==> flow/design.v <==
`timescale 1ns / 1ps
module atomik_delta_acc #(
    parameter DELTA_WIDTH = 64       
)(
    input  wire                     clk,             
    input  wire                     rst_n,           
    input  wire [DELTA_WIDTH-1:0]   delta_in,        
    input  wire                     delta_valid,     
    input  wire [DELTA_WIDTH-1:0]   initial_state_in,    
    input  wire                     load_initial,        
    output wire [DELTA_WIDTH-1:0]   initial_state_out,       
    output wire [DELTA_WIDTH-1:0]   delta_accumulator_out,   
    output wire                     accumulator_zero     
);
    reg [DELTA_WIDTH-1:0] initial_state;
    reg [DELTA_WIDTH-1:0] delta_accumulator;
    always @(posedge clk or negedge rst_n) begin
        if (!rst_n) begin
            initial_state     <= {DELTA_WIDTH{1'b0}};
            delta_accumulator <= {DELTA_WIDTH{1'b0}};
        end
        else begin
            if (load_initial) begin
                initial_state     <= initial_state_in;
                delta_accumulator <= {DELTA_WIDTH{1'b0}};   
            end
            if (delta_valid) begin
                delta_accumulator <= delta_accumulator ^ delta_in;
            end
        end
    end
    assign initial_state_out     = initial_state;
    assign delta_accumulator_out = delta_accumulator;
    assign accumulator_zero = ~(|delta_accumulator);
endmodule
`timescale 1ns / 1ps
module atomik_parallel_acc #(
    parameter DELTA_WIDTH = 64,      
    parameter N_BANKS     = 4,       
    parameter BANK_SEL_W  = (N_BANKS > 1) ? $clog2(N_BANKS) : 1   
)(
    input  wire                              clk,
    input  wire                              rst_n,
    input  wire [DELTA_WIDTH-1:0]            delta_in,
    input  wire                              delta_valid,
    input  wire [N_BANKS*DELTA_WIDTH-1:0]    delta_parallel_in,
    input  wire [N_BANKS-1:0]                delta_parallel_valid,
    input  wire                              parallel_mode,
    input  wire [DELTA_WIDTH-1:0]            initial_state_in,
    input  wire                              load_initial,
    output wire [DELTA_WIDTH-1:0]            current_state,
    output wire [DELTA_WIDTH-1:0]            merged_accumulator,
    output wire                              accumulator_zero,
    output wire [BANK_SEL_W-1:0]             current_bank,
    output wire [N_BANKS-1:0]                bank_active
);
    reg [DELTA_WIDTH-1:0] initial_state  ;
    reg [BANK_SEL_W-1:0] bank_sel;
    always @(posedge clk or negedge rst_n) begin
        if (!rst_n) begin
            initial_state <= {DELTA_WIDTH{1'b0}};
        end
        else if (load_initial) begin
            initial_state <= initial_state_in;
        end
    end
    always @(posedge clk or negedge rst_n) begin
        if (!rst_n) begin
            bank_sel <= {BANK_SEL_W{1'b0}};
        end
        else if (load_initial) begin
            bank_sel <= {BANK_SEL_W{1'b0}};
        end
        else if (!parallel_mode && delta_valid) begin
            if (bank_sel == N_BANKS - 1)
                bank_sel <= {BANK_SEL_W{1'b0}};
            else
                bank_sel <= bank_sel + 1'b1;
        end
    end
    wire [N_BANKS-1:0] bank_delta_valid;
    wire [DELTA_WIDTH-1:0] bank_delta_in [0:N_BANKS-1];
    genvar gi;
    generate
        for (gi = 0; gi < N_BANKS; gi = gi + 1) begin : bank_input_mux
            assign bank_delta_valid[gi] = parallel_mode
                ? delta_parallel_valid[gi]
                : (delta_valid && (bank_sel == gi));
            assign bank_delta_in[gi] = parallel_mode
                ? delta_parallel_in[(gi+1)*DELTA_WIDTH-1 -: DELTA_WIDTH]
                : delta_in;
        end
    endgenerate
    wire [DELTA_WIDTH-1:0] bank_acc [0:N_BANKS-1];
    generate
        for (gi = 0; gi < N_BANKS; gi = gi + 1) begin : banks
            atomik_delta_acc #(
                .DELTA_WIDTH(DELTA_WIDTH)
            ) u_bank (
                .clk                  (clk),
                .rst_n                (rst_n),
                .delta_in             (bank_delta_in[gi]),
                .delta_valid          (bank_delta_valid[gi]),
                .initial_state_in     ({DELTA_WIDTH{1'b0}}),
                .load_initial         (load_initial),
                .initial_state_out    (),   
                .delta_accumulator_out(bank_acc[gi]),
                .accumulator_zero     ()    
            );
        end
    endgenerate
    wire [DELTA_WIDTH-1:0] merge_node [0:2*N_BANKS-2];
    generate
        for (gi = 0; gi < N_BANKS; gi = gi + 1) begin : merge_leaf
            assign merge_node[gi] = bank_acc[gi];
        end
        for (gi = 0; gi < N_BANKS - 1; gi = gi + 1) begin : merge_inner
            assign merge_node[N_BANKS + gi] = merge_node[2*gi] ^ merge_node[2*gi + 1];
        end
    endgenerate
    wire [DELTA_WIDTH-1:0] merged_acc_comb  ;
    assign merged_acc_comb = merge_node[2*N_BANKS - 2];
    wire [DELTA_WIDTH-1:0] state_recon  ;
    assign state_recon        = initial_state ^ merged_acc_comb;
    assign current_state      = state_recon;
    assign merged_accumulator = merged_acc_comb;
    assign accumulator_zero   = ~(|merged_acc_comb);
    assign current_bank = bank_sel;
    assign bank_active  = bank_delta_valid;
endmodule
module atomik_top_parallel #(
    parameter integer SYS_CLK_HZ = 94_500_000,
    parameter integer BAUD_RATE  = 115200,
    parameter integer N_BANKS    = 4
)(
    input  wire       sys_clk,
    input  wire       sys_rst_n,
    input  wire       uart_rx,
    output wire       uart_tx,
    output wire [5:0] led
);
    wire clk_int;
    wire pll_lock;
    assign clk_int  = sys_clk;
    assign pll_lock = 1'b1;
    reg [15:0] por_cnt;
    always @(posedge sys_clk or negedge sys_rst_n) begin
        if (!sys_rst_n)
            por_cnt <= 16'd0;
        else if (por_cnt != 16'hFFFF)
            por_cnt <= por_cnt + 16'd1;
    end
    wire por_done = (por_cnt == 16'hFFFF);
    reg [2:0] rst_sync;
    always @(posedge clk_int or negedge sys_rst_n) begin
        if (!sys_rst_n)
            rst_sync <= 3'b000;
        else
            rst_sync <= {rst_sync[1:0], (por_done & pll_lock)};
    end
    wire internal_rst_n = rst_sync[2];
    reg [23:0] heartbeat_cnt;
    always @(posedge clk_int or negedge internal_rst_n) begin
        if (!internal_rst_n)
            heartbeat_cnt <= 24'd0;
        else
            heartbeat_cnt <= heartbeat_cnt + 24'd1;
    end
    localparam integer BAUD_DIV = SYS_CLK_HZ / BAUD_RATE;
    localparam integer HALF_BIT = BAUD_DIV / 2;
    reg [15:0] rx_baud_cnt;
    reg [3:0]  rx_bit_cnt;
    reg [7:0]  rx_shift;
    reg [7:0]  rx_data;
    reg        rx_valid;
    reg [1:0]  rx_state;
    reg [2:0]  rx_sync;
    wire rx_pin = rx_sync[2];
    always @(posedge clk_int or negedge internal_rst_n) begin
        if (!internal_rst_n)
            rx_sync <= 3'b111;
        else
            rx_sync <= {rx_sync[1:0], uart_rx};
    end
    localparam RX_IDLE  = 2'd0;
    localparam RX_START = 2'd1;
    localparam RX_DATA  = 2'd2;
    localparam RX_STOP  = 2'd3;
    always @(posedge clk_int or negedge internal_rst_n) begin
        if (!internal_rst_n) begin
            rx_state    <= RX_IDLE;
            rx_baud_cnt <= 16'd0;
            rx_bit_cnt  <= 4'd0;
            rx_shift    <= 8'd0;
            rx_data     <= 8'd0;
            rx_valid    <= 1'b0;
        end else begin
            rx_valid <= 1'b0;
            case (rx_state)
                RX_IDLE: begin
                    if (!rx_pin) begin
                        rx_state    <= RX_START;
                        rx_baud_cnt <= 16'd0;
                    end
                end
                RX_START: begin
                    if (rx_baud_cnt == HALF_BIT[15:0]) begin
                        if (!rx_pin) begin
                            rx_state    <= RX_DATA;
                            rx_baud_cnt <= 16'd0;
                            rx_bit_cnt  <= 4'd0;
                        end else begin
                            rx_state <= RX_IDLE;
                        end
                    end else begin
                        rx_baud_cnt <= rx_baud_cnt + 16'd1;
                    end
                end
                RX_DATA: begin
                    if (rx_baud_cnt == BAUD_DIV[15:0] - 1) begin
                        rx_baud_cnt <= 16'd0;
                        rx_shift    <= {rx_pin, rx_shift[7:1]};
                        if (rx_bit_cnt == 4'd7)
                            rx_state <= RX_STOP;
                        else
                            rx_bit_cnt <= rx_bit_cnt + 4'd1;
                    end else begin
                        rx_baud_cnt <= rx_baud_cnt + 16'd1;
                    end
                end
                RX_STOP: begin
                    if (rx_baud_cnt == BAUD_DIV[15:0] - 1) begin
                        rx_data  <= rx_shift;
                        rx_valid <= 1'b1;
                        rx_state <= RX_IDLE;
                    end else begin
                        rx_baud_cnt <= rx_baud_cnt + 16'd1;
                    end
                end
            endcase
        end
    end
    reg [15:0] tx_baud_cnt;
    reg [3:0]  tx_bit_cnt;
    reg [7:0]  tx_shift;
    reg        tx_busy;
    reg        tx_out;
    reg        tx_start;
    reg [7:0]  tx_data;
    assign uart_tx = tx_out;
    always @(posedge clk_int or negedge internal_rst_n) begin
        if (!internal_rst_n) begin
            tx_baud_cnt <= 16'd0;
            tx_bit_cnt  <= 4'd0;
            tx_shift    <= 8'hFF;
            tx_busy     <= 1'b0;
            tx_out      <= 1'b1;
        end else begin
            if (!tx_busy && tx_start) begin
                tx_shift    <= tx_data;
                tx_busy     <= 1'b1;
                tx_bit_cnt  <= 4'd0;
                tx_baud_cnt <= 16'd0;
                tx_out      <= 1'b0;
            end else if (tx_busy) begin
                if (tx_baud_cnt == BAUD_DIV[15:0] - 1) begin
                    tx_baud_cnt <= 16'd0;
                    tx_bit_cnt  <= tx_bit_cnt + 4'd1;
                    case (tx_bit_cnt)
                        4'd0, 4'd1, 4'd2, 4'd3, 4'd4, 4'd5, 4'd6, 4'd7: begin
                            tx_out   <= tx_shift[0];
                            tx_shift <= {1'b1, tx_shift[7:1]};
                        end
                        4'd8: tx_out <= 1'b1;
                        4'd9: begin
                            tx_busy <= 1'b0;
                            tx_out  <= 1'b1;
                        end
                        default: begin
                            tx_busy <= 1'b0;
                            tx_out  <= 1'b1;
                        end
                    endcase
                end else begin
                    tx_baud_cnt <= tx_baud_cnt + 16'd1;
                end
            end
        end
    end
    reg         par_delta_valid;
    reg  [63:0] par_delta_in;
    reg         par_load_initial;
    reg  [63:0] par_initial_state_in;
    wire [63:0] par_current_state;
    wire [63:0] par_merged_acc;
    wire        par_acc_zero;
    atomik_parallel_acc #(
        .DELTA_WIDTH (64),
        .N_BANKS     (N_BANKS)
    ) u_parallel_acc (
        .clk                  (clk_int),
        .rst_n                (internal_rst_n),
        .delta_in             (par_delta_in),
        .delta_valid          (par_delta_valid),
        .delta_parallel_in    ({N_BANKS*64{1'b0}}),
        .delta_parallel_valid ({N_BANKS{1'b0}}),
        .parallel_mode        (1'b0),    
        .initial_state_in     (par_initial_state_in),
        .load_initial         (par_load_initial),
        .current_state        (par_current_state),
        .merged_accumulator   (par_merged_acc),
        .accumulator_zero     (par_acc_zero),
        .current_bank         (),
        .bank_active          ()
    );
    localparam CMD_IDLE      = 4'd0;
    localparam CMD_LOAD      = 4'd1;
    localparam CMD_ACCUM     = 4'd2;
    localparam CMD_READ      = 4'd3;
    localparam CMD_READ_WAIT = 4'd4;
    localparam CMD_STATUS    = 4'd5;
    localparam CMD_TX_START  = 4'd7;
    localparam CMD_TX_WAIT   = 4'd8;
    localparam CMD_TX_DONE   = 4'd9;
    reg [3:0]  cmd_state;
    reg [3:0]  byte_cnt;
    reg [63:0] cmd_buffer;
    reg [63:0] tx_buffer;
    reg [3:0]  tx_byte_cnt;
    reg [3:0]  tx_bytes_total;
    reg        cmd_active;
    always @(posedge clk_int or negedge internal_rst_n) begin
        if (!internal_rst_n) begin
            cmd_state            <= CMD_IDLE;
            byte_cnt             <= 4'd0;
            cmd_buffer           <= 64'd0;
            tx_buffer            <= 64'd0;
            tx_byte_cnt          <= 4'd0;
            tx_bytes_total       <= 4'd0;
            tx_start             <= 1'b0;
            tx_data              <= 8'd0;
            cmd_active           <= 1'b0;
            par_delta_valid      <= 1'b0;
            par_delta_in         <= 64'd0;
            par_load_initial     <= 1'b0;
            par_initial_state_in <= 64'd0;
        end else begin
            tx_start         <= 1'b0;
            par_delta_valid  <= 1'b0;
            par_load_initial <= 1'b0;
            case (cmd_state)
                CMD_IDLE: begin
                    cmd_active <= 1'b0;
                    if (rx_valid) begin
                        case (rx_data)
                            8'h4C: begin   
                                cmd_state  <= CMD_LOAD;
                                byte_cnt   <= 4'd0;
                                cmd_buffer <= 64'd0;
                                cmd_active <= 1'b1;
                            end
                            8'h41: begin   
                                cmd_state  <= CMD_ACCUM;
                                byte_cnt   <= 4'd0;
                                cmd_buffer <= 64'd0;
                                cmd_active <= 1'b1;
                            end
                            8'h52: begin   
                                cmd_state  <= CMD_READ;
                                cmd_active <= 1'b1;
                            end
                            8'h53: begin   
                                cmd_state  <= CMD_STATUS;
                                cmd_active <= 1'b1;
                            end
                            default: ;
                        endcase
                    end
                end
                CMD_LOAD: begin
                    if (rx_valid) begin
                        cmd_buffer <= {cmd_buffer[55:0], rx_data};
                        if (byte_cnt == 4'd7) begin
                            par_initial_state_in <= {cmd_buffer[55:0], rx_data};
                            par_load_initial     <= 1'b1;
                            cmd_state            <= CMD_IDLE;
                            cmd_active           <= 1'b0;
                        end else begin
                            byte_cnt <= byte_cnt + 4'd1;
                        end
                    end
                end
                CMD_ACCUM: begin
                    if (rx_valid) begin
                        cmd_buffer <= {cmd_buffer[55:0], rx_data};
                        if (byte_cnt == 4'd7) begin
                            par_delta_in    <= {cmd_buffer[55:0], rx_data};
                            par_delta_valid <= 1'b1;
                            cmd_state       <= CMD_IDLE;
                            cmd_active      <= 1'b0;
                        end else begin
                            byte_cnt <= byte_cnt + 4'd1;
                        end
                    end
                end
                CMD_READ: begin
                    cmd_state <= CMD_READ_WAIT;
                end
                CMD_READ_WAIT: begin
                    tx_buffer      <= par_current_state;
                    tx_byte_cnt    <= 4'd0;
                    tx_bytes_total <= 4'd8;
                    cmd_state      <= CMD_TX_START;
                end
                CMD_STATUS: begin
                    tx_buffer      <= {par_acc_zero, 63'd0};
                    tx_byte_cnt    <= 4'd0;
                    tx_bytes_total <= 4'd1;
                    cmd_state      <= CMD_TX_START;
                end
                CMD_TX_START: begin
                    if (tx_byte_cnt < tx_bytes_total) begin
                        tx_data     <= tx_buffer[63:56];
                        tx_buffer   <= {tx_buffer[55:0], 8'd0};
                        tx_start    <= 1'b1;
                        tx_byte_cnt <= tx_byte_cnt + 4'd1;
                        cmd_state   <= CMD_TX_WAIT;
                    end else begin
                        cmd_state <= CMD_IDLE;
                    end
                end
                CMD_TX_WAIT: begin
                    if (tx_busy)
                        cmd_state <= CMD_TX_DONE;
                end
                CMD_TX_DONE: begin
                    if (!tx_busy) begin
                        if (tx_byte_cnt < tx_bytes_total)
                            cmd_state <= CMD_TX_START;
                        else
                            cmd_state <= CMD_IDLE;
                    end
                end
                default: cmd_state <= CMD_IDLE;
            endcase
        end
    end
    reg [19:0] rx_activity;
    always @(posedge clk_int or negedge internal_rst_n) begin
        if (!internal_rst_n)
            rx_activity <= 20'd0;
        else if (rx_valid)
            rx_activity <= 20'hFFFFF;
        else if (rx_activity != 20'd0)
            rx_activity <= rx_activity - 20'd1;
    end
    assign led[5] = ~pll_lock;
    assign led[4] = ~heartbeat_cnt[23];
    assign led[3] = ~cmd_active;
    assign led[2] = ~par_acc_zero;
    assign led[1] = ~tx_busy;
    assign led[0] = ~(rx_activity != 20'd0);
endmodule
# ---- Reports on atomik_top_parallel
# The steps from the RTL of atomik_top_parallel to its reports follow in flow order.
# Line numbers count from 1 in the design file above.
# Operators carry their Yosys type and port widths (W data, S select, Z words).
# A cell with -- has no value.
dict set report inputs {
  top {atomik_top_parallel}
  clk_port {sys_clk}
  library {sky130hd}
  corner {tt_025C_1v80}
}

# ---- After elaboration
# Yosys after proc, flatten, opt, wreduce and memory -nomap, before mapping. Print and check cells are not counted.
dict set report bits {
  out_inout_bits 7
  mem_count 0
  input_bits 3
  word_cells 239
  regBits 733
  clocked_rd_ports_x_width 0
  latch_bits 0
  ramBits 0
  romBits 0
}
dict set report op_classes {
  eq_ne 50
  mux 81
  n_logic 13
  n_cmp 1
  mul 0
  n_addsub 10
  n_div 0
  shift 0
  n_reduce_logical 49
}
# cell n
set op_table {}
lappend op_table {{$xor A64 B64 Y64} 8}
lappend op_table {{$mux W64} 6}
lappend op_table {{$pmux W64 S3} 1}
lappend op_table {{$mux W56} 3}
lappend op_table {{$pmux W56 S2} 1}
lappend op_table {{$mux W16} 7}
lappend op_table {{$mux W4} 18}
lappend op_table {{$reduce_or A64 Y1} 1}
lappend op_table {{$pmux W16 S4} 1}
lappend op_table {{$add A16 B1 Y16 const B} 3}
lappend op_table {{$mux W20} 2}
lappend op_table {{$eq A4 B3 Y1 const B} 9}
lappend op_table {{$eq A16 B10 Y1 const B} 2}
lappend op_table {{$eq A8 B7 Y1 const B} 4}
lappend op_table {{$pmux W4 S2} 4}
lappend op_table {{$mux W8} 4}
lappend op_table {{$ne A2 B2 Y1 const B} 14}
lappend op_table {{$pmux W4 S7} 1}
lappend op_table {{$reduce_bool A2 Y1} 12}
lappend op_table {{$add A24 B1 Y24 const B} 1}
lappend op_table {{$sub A20 B1 Y20 const B} 1}
lappend op_table {{$reduce_bool A20 Y1} 1}
lappend op_table {{$mux W1} 20}
lappend op_table {{$mux W2} 9}
lappend op_table {{$eq A16 B16 Y1 const B} 1}
lappend op_table {{$ne A16 B16 Y1 const B} 1}
lappend op_table {{$eq A16 B9 Y1 const B} 1}
lappend op_table {{$add A4 B1 Y4 const B} 4}
# Not listed: further kinds 29, cells in them 64.

# ---- Longest topological paths
# Longest topological path by Yosys (ltp), each cell counted once; first at word level (registers and memories cut), then after technology mapping (sequential cells cut; the memories' decode and read muxes count).
dict set report depth {
  word_depth 6
  abc_area 0
  mapped_depth 10
  ltp_nobuf 8
}

# ---- Synthesis result
# The flow's flattened synthesis, as Yosys stat reports it; memories are mapped. The netlist is that of the ABC_AREA named above (0 if unset); the other value can give another one.
# Totals and module areas in this step are rounded.
# type n area_total_um2
set types {}
lappend types {sky130_fd_sc_hd__dfrtp_1 724 1.81E+04}
lappend types {sky130_fd_sc_hd__o21ai_0 648 3243.11}
lappend types {sky130_fd_sc_hd__nand2_1 776 2.91E+03}
lappend types {sky130_fd_sc_hd__xnor2_1 276 2.42E+03}
lappend types {sky130_fd_sc_hd__mux2_2 202 2.27E+03}
lappend types {sky130_fd_sc_hd__clkbuf_1 164 615.59}
lappend types {sky130_fd_sc_hd__nor2_1 152 570.547}
lappend types {sky130_fd_sc_hd__dfstp_2 14 367.853}
lappend types {sky130_fd_sc_hd__a221oi_1 39 341.578}
lappend types {sky130_fd_sc_hd__xor2_1 33 289.027}
lappend types {sky130_fd_sc_hd__ha_1 19 237.728}
lappend types {sky130_fd_sc_hd__buf_1 61 228.97}
lappend types {sky130_fd_sc_hd__nand4_1 31 193.936}
lappend types {sky130_fd_sc_hd__a21oi_1 37 185.178}
lappend types {sky130_fd_sc_hd__nand3_1 30 150.144}
lappend types {sky130_fd_sc_hd__nand2b_1 22 137.632}
lappend types {sky130_fd_sc_hd__inv_1 36 135.13}
lappend types {sky130_fd_sc_hd__and3_1 20 125.12}
# Other cell types: 56; their cells: 184.
dict set report synth_totals {
  cell_count 3468
  buffers 240
  flip_flops 738
  mapped_area_um2 33970
  seqArea_um2 18490
}
# By module: a second synthesis without flattening, with its own total; a netlist apart from the flattened one above.
dict set report hier_totals {
  hier_cells 4664
  hier_area_um2 48050
}
# Each row is one instance without its submodules.
# module seq_area_um2 n_cells area_um2 instances
set by_module {}
lappend by_module {{atomik_delta_acc (DELTA_WIDTH=64)} 3203 496 5718 4}
lappend by_module {atomik_top_parallel 10430 1582 17590 1}
lappend by_module {atomik_parallel_acc 1652 1098 7591 1}

# ---- Worst setup path after synthesis
# Source: OpenSTA report_checks on the synthesized netlist (no wires, ideal clock, input and output delay 20% of the period each), path of least setup slack; recovery checks are left aside. Register names are those of the netlist, which keeps one name where synthesis merged equal registers.
dict set report synth_path {
  kind {reg2out}
  from {register rx_activity[10]}
  to {output port led[0]}
  launch_ps 0
  t_arrival_ps 1723
  output_delay_ps 2000
  delay_ps 1723
  stages 5
  required_ps 8000
  path_buffers 1
  path_slack_ps 6277
  clock_period_ps 10000
  period_less_setup_slack_ps 3723
}
# "delay_ps" is the arrival time less input delay plus setup time.
# A path that ends at an output port has no setup time.
# "stages": output pins that drive a net of the path, with the launching flip-flop's if there is one; two outputs of one cell count as two.
# "period_less_setup_slack_ps" is the clock period less the worst setup slack; recovery checks do not enter. This is arithmetic on one report: input and output delays are still those of the set period (20% each).
# The rows between start and end are the longest chain of elaborated cells between them; the timing report does not say that the signal goes this way. Where chains are equally long, one stands for them.
# A line is the first line of the expression or statement that the cell stems from. Yosys adds cells for indexed reads and writes and turns some case tables into memories.
# At most two assigning lines are given for a register; there are more.
dict set report synth_via {
  cell_sequence {sky130_fd_sc_hd__dfrtp_1 > sky130_fd_sc_hd__or4_1 > sky130_fd_sc_hd__nor4_4 > sky130_fd_sc_hd__and2_1 > sky130_fd_sc_hd__clkbuf_1}
  elab_chain_len 2
  cells_between 2
  classes_between {logic: 1; reduce/logical: 1}
}
# element line
set synth_rtl {}
lappend synth_rtl {{start: declaration} 448} ;# reg [19:0] rx_activity;
lappend synth_rtl {{start: assignment} 451} ;# rx_activity <= 20'd0;
lappend synth_rtl {{start: assignment} 455} ;# rx_activity <= rx_activity - 20'd1;
lappend synth_rtl {{$reduce_bool A20 Y1} 462} ;# assign led[0] = ~(rx_activity != 20'd0);
lappend synth_rtl {{$not A1 Y1} 462}
lappend synth_rtl {{end: declaration} 140} ;# output wire [5:0] led

# ---- Timing after layout
# From the final timing report of run B: the path of least setup slack in the routed layout; clock arrival at registers is part of the times.
# The path's times are printed in steps of 10 ps; the period is the one set.
dict set report layout_path {
  kind {reg2out}
  from {register u_parallel_acc.banks[3].u_bank.delta_accumulator[5]}
  to {output port led[2]}
  stages 8
  clock_period_ps 4530
  output_delay_ps 910
  t_arrival_ps 3540
  required_ps 3620
  launch_ps 670
  path_buffers 2
  path_slack_ps 80
}
# The rows between start and end are the longest chain of elaborated cells between them; the timing report does not say that the signal goes this way. Where chains are equally long, one stands for them.
# At most two assigning lines are given for a register; there are more.
dict set report layout_via {
  cell_sequence {sky130_fd_sc_hd__dfrtp_1 > sky130_fd_sc_hd__xnor2_1 > sky130_fd_sc_hd__xnor2_2 > sky130_fd_sc_hd__nand4_1 > sky130_fd_sc_hd__nor4_1 > sky130_fd_sc_hd__nand4_1 > sky130_fd_sc_hd__buf_4 > sky130_fd_sc_hd__clkdlybuf4s50_1}
  elab_chain_len 3
  cells_between 3
  cone_lines 2
  classes_between {logic: 2; reduce/logical: 1}
}
# element line
set layout_rtl {}
lappend layout_rtl {{start: declaration} 16} ;# reg [DELTA_WIDTH-1:0] delta_accumulator;
lappend layout_rtl {{start: assignment} 20} ;# delta_accumulator <= {DELTA_WIDTH{1'b0}};
lappend layout_rtl {{start: assignment} 28} ;# delta_accumulator <= delta_accumulator ^ delta_in;
lappend layout_rtl {{$xor A64 B64 Y64 x2} 118} ;# assign merge_node[N_BANKS + gi] = merge_node[2*gi] ^ merge_node[2*gi + 1];
lappend layout_rtl {{$reduce_or A64 Y1} 127} ;# assign accumulator_zero   = ~(|merged_acc_comb);
lappend layout_rtl {{end: declaration} 140} ;# output wire [5:0] led

# Measured data: module atomik_top_parallel, platform sky130hd, 3 stored runs of the flow under differing settings, order arbitrary. Input and output delays are each 20% of the period that was set; the output load is 0.01 pF.
# "period_reached_ps" = clock period - worst setup slack. The figure is calculated, with input and output delays left at 20% of the set period.
# "worst_path_ps": the worst setup path's part of the clock period (all of it between registers, 20% less for each end at a port) less its slack. A launch clock that arrives late makes it longer, a capture clock that arrives late makes it shorter.
# "total_power_mw": no workload was simulated; the value follows from the tool's default switching activity.
# "worst_path_ps" is known to 10 ps.
# Values from the reports are rounded here.
run="run A" settings ABC_AREA=0 CELL_PAD_IN_SITES_DETAIL_PLACEMENT=2 CELL_PAD_IN_SITES_GLOBAL_PLACEMENT=1 CORE_ASPECT_RATIO=1.52 CORE_UTILIZATION=55 CTS_CLUSTER_DIAMETER=277 GPL_TIMING_DRIVEN=1 MIN_ROUTING_LAYER="met2" SETUP_SLACK_MARGIN=0.98 period_ns=4.08 CAP_MARGIN=20 CORE_MARGIN=2 SLEW_MARGIN=20
run="run A" outcome="incomplete, clock tree synthesis halted on DPL-0033"
run="run B" settings CAP_MARGIN=0 CELL_PAD_IN_SITES_DETAIL_PLACEMENT=2 CELL_PAD_IN_SITES_GLOBAL_PLACEMENT=1 CORE_UTILIZATION=19 CTS_CLUSTER_DIAMETER=121 GPL_ROUTABILITY_DRIVEN=1 GPL_TIMING_DRIVEN=0 HOLD_SLACK_MARGIN=-0.04 MAX_ROUTING_LAYER="met4" MIN_ROUTING_LAYER="met2" TNS_END_PERCENT=65 period_ns=4.53 CORE_MARGIN=2 SLEW_MARGIN=20
run="run B" results worst_path_ps=3540 worstPathKind="reg2out" util_pct=22.7 dieArea_um2=182200 hold_ws_ps=349 total_power_mw=14.02 period_reached_ps=4449 synth_chip_area_um2=33970 setup_worst_slack_ps=81 stdcell_area_um2=40490 total_negative_slack_ps=0
run="run C" settings CAP_MARGIN=15 CELL_PAD_IN_SITES_DETAIL_PLACEMENT=2 CORE_ASPECT_RATIO=0.57 CORE_UTILIZATION=17 CTS_CLUSTER_SIZE=88 MAX_ROUTING_LAYER="met4" MIN_ROUTING_LAYER="met2" PLACE_DENSITY=0.44 SETUP_SLACK_MARGIN=1.21 period_ns=4.05 CORE_MARGIN=2 SLEW_MARGIN=20
run="run C" results worst_path_ps=3360 worstPathKind="reg2out" util_pct=20.3 dieArea_um2=203500 hold_ws_ps=349 total_power_mw=15.00 period_reached_ps=4167 synth_chip_area_um2=33970 setup_worst_slack_ps=-117 stdcell_area_um2=40180 total_negative_slack_ps=-117
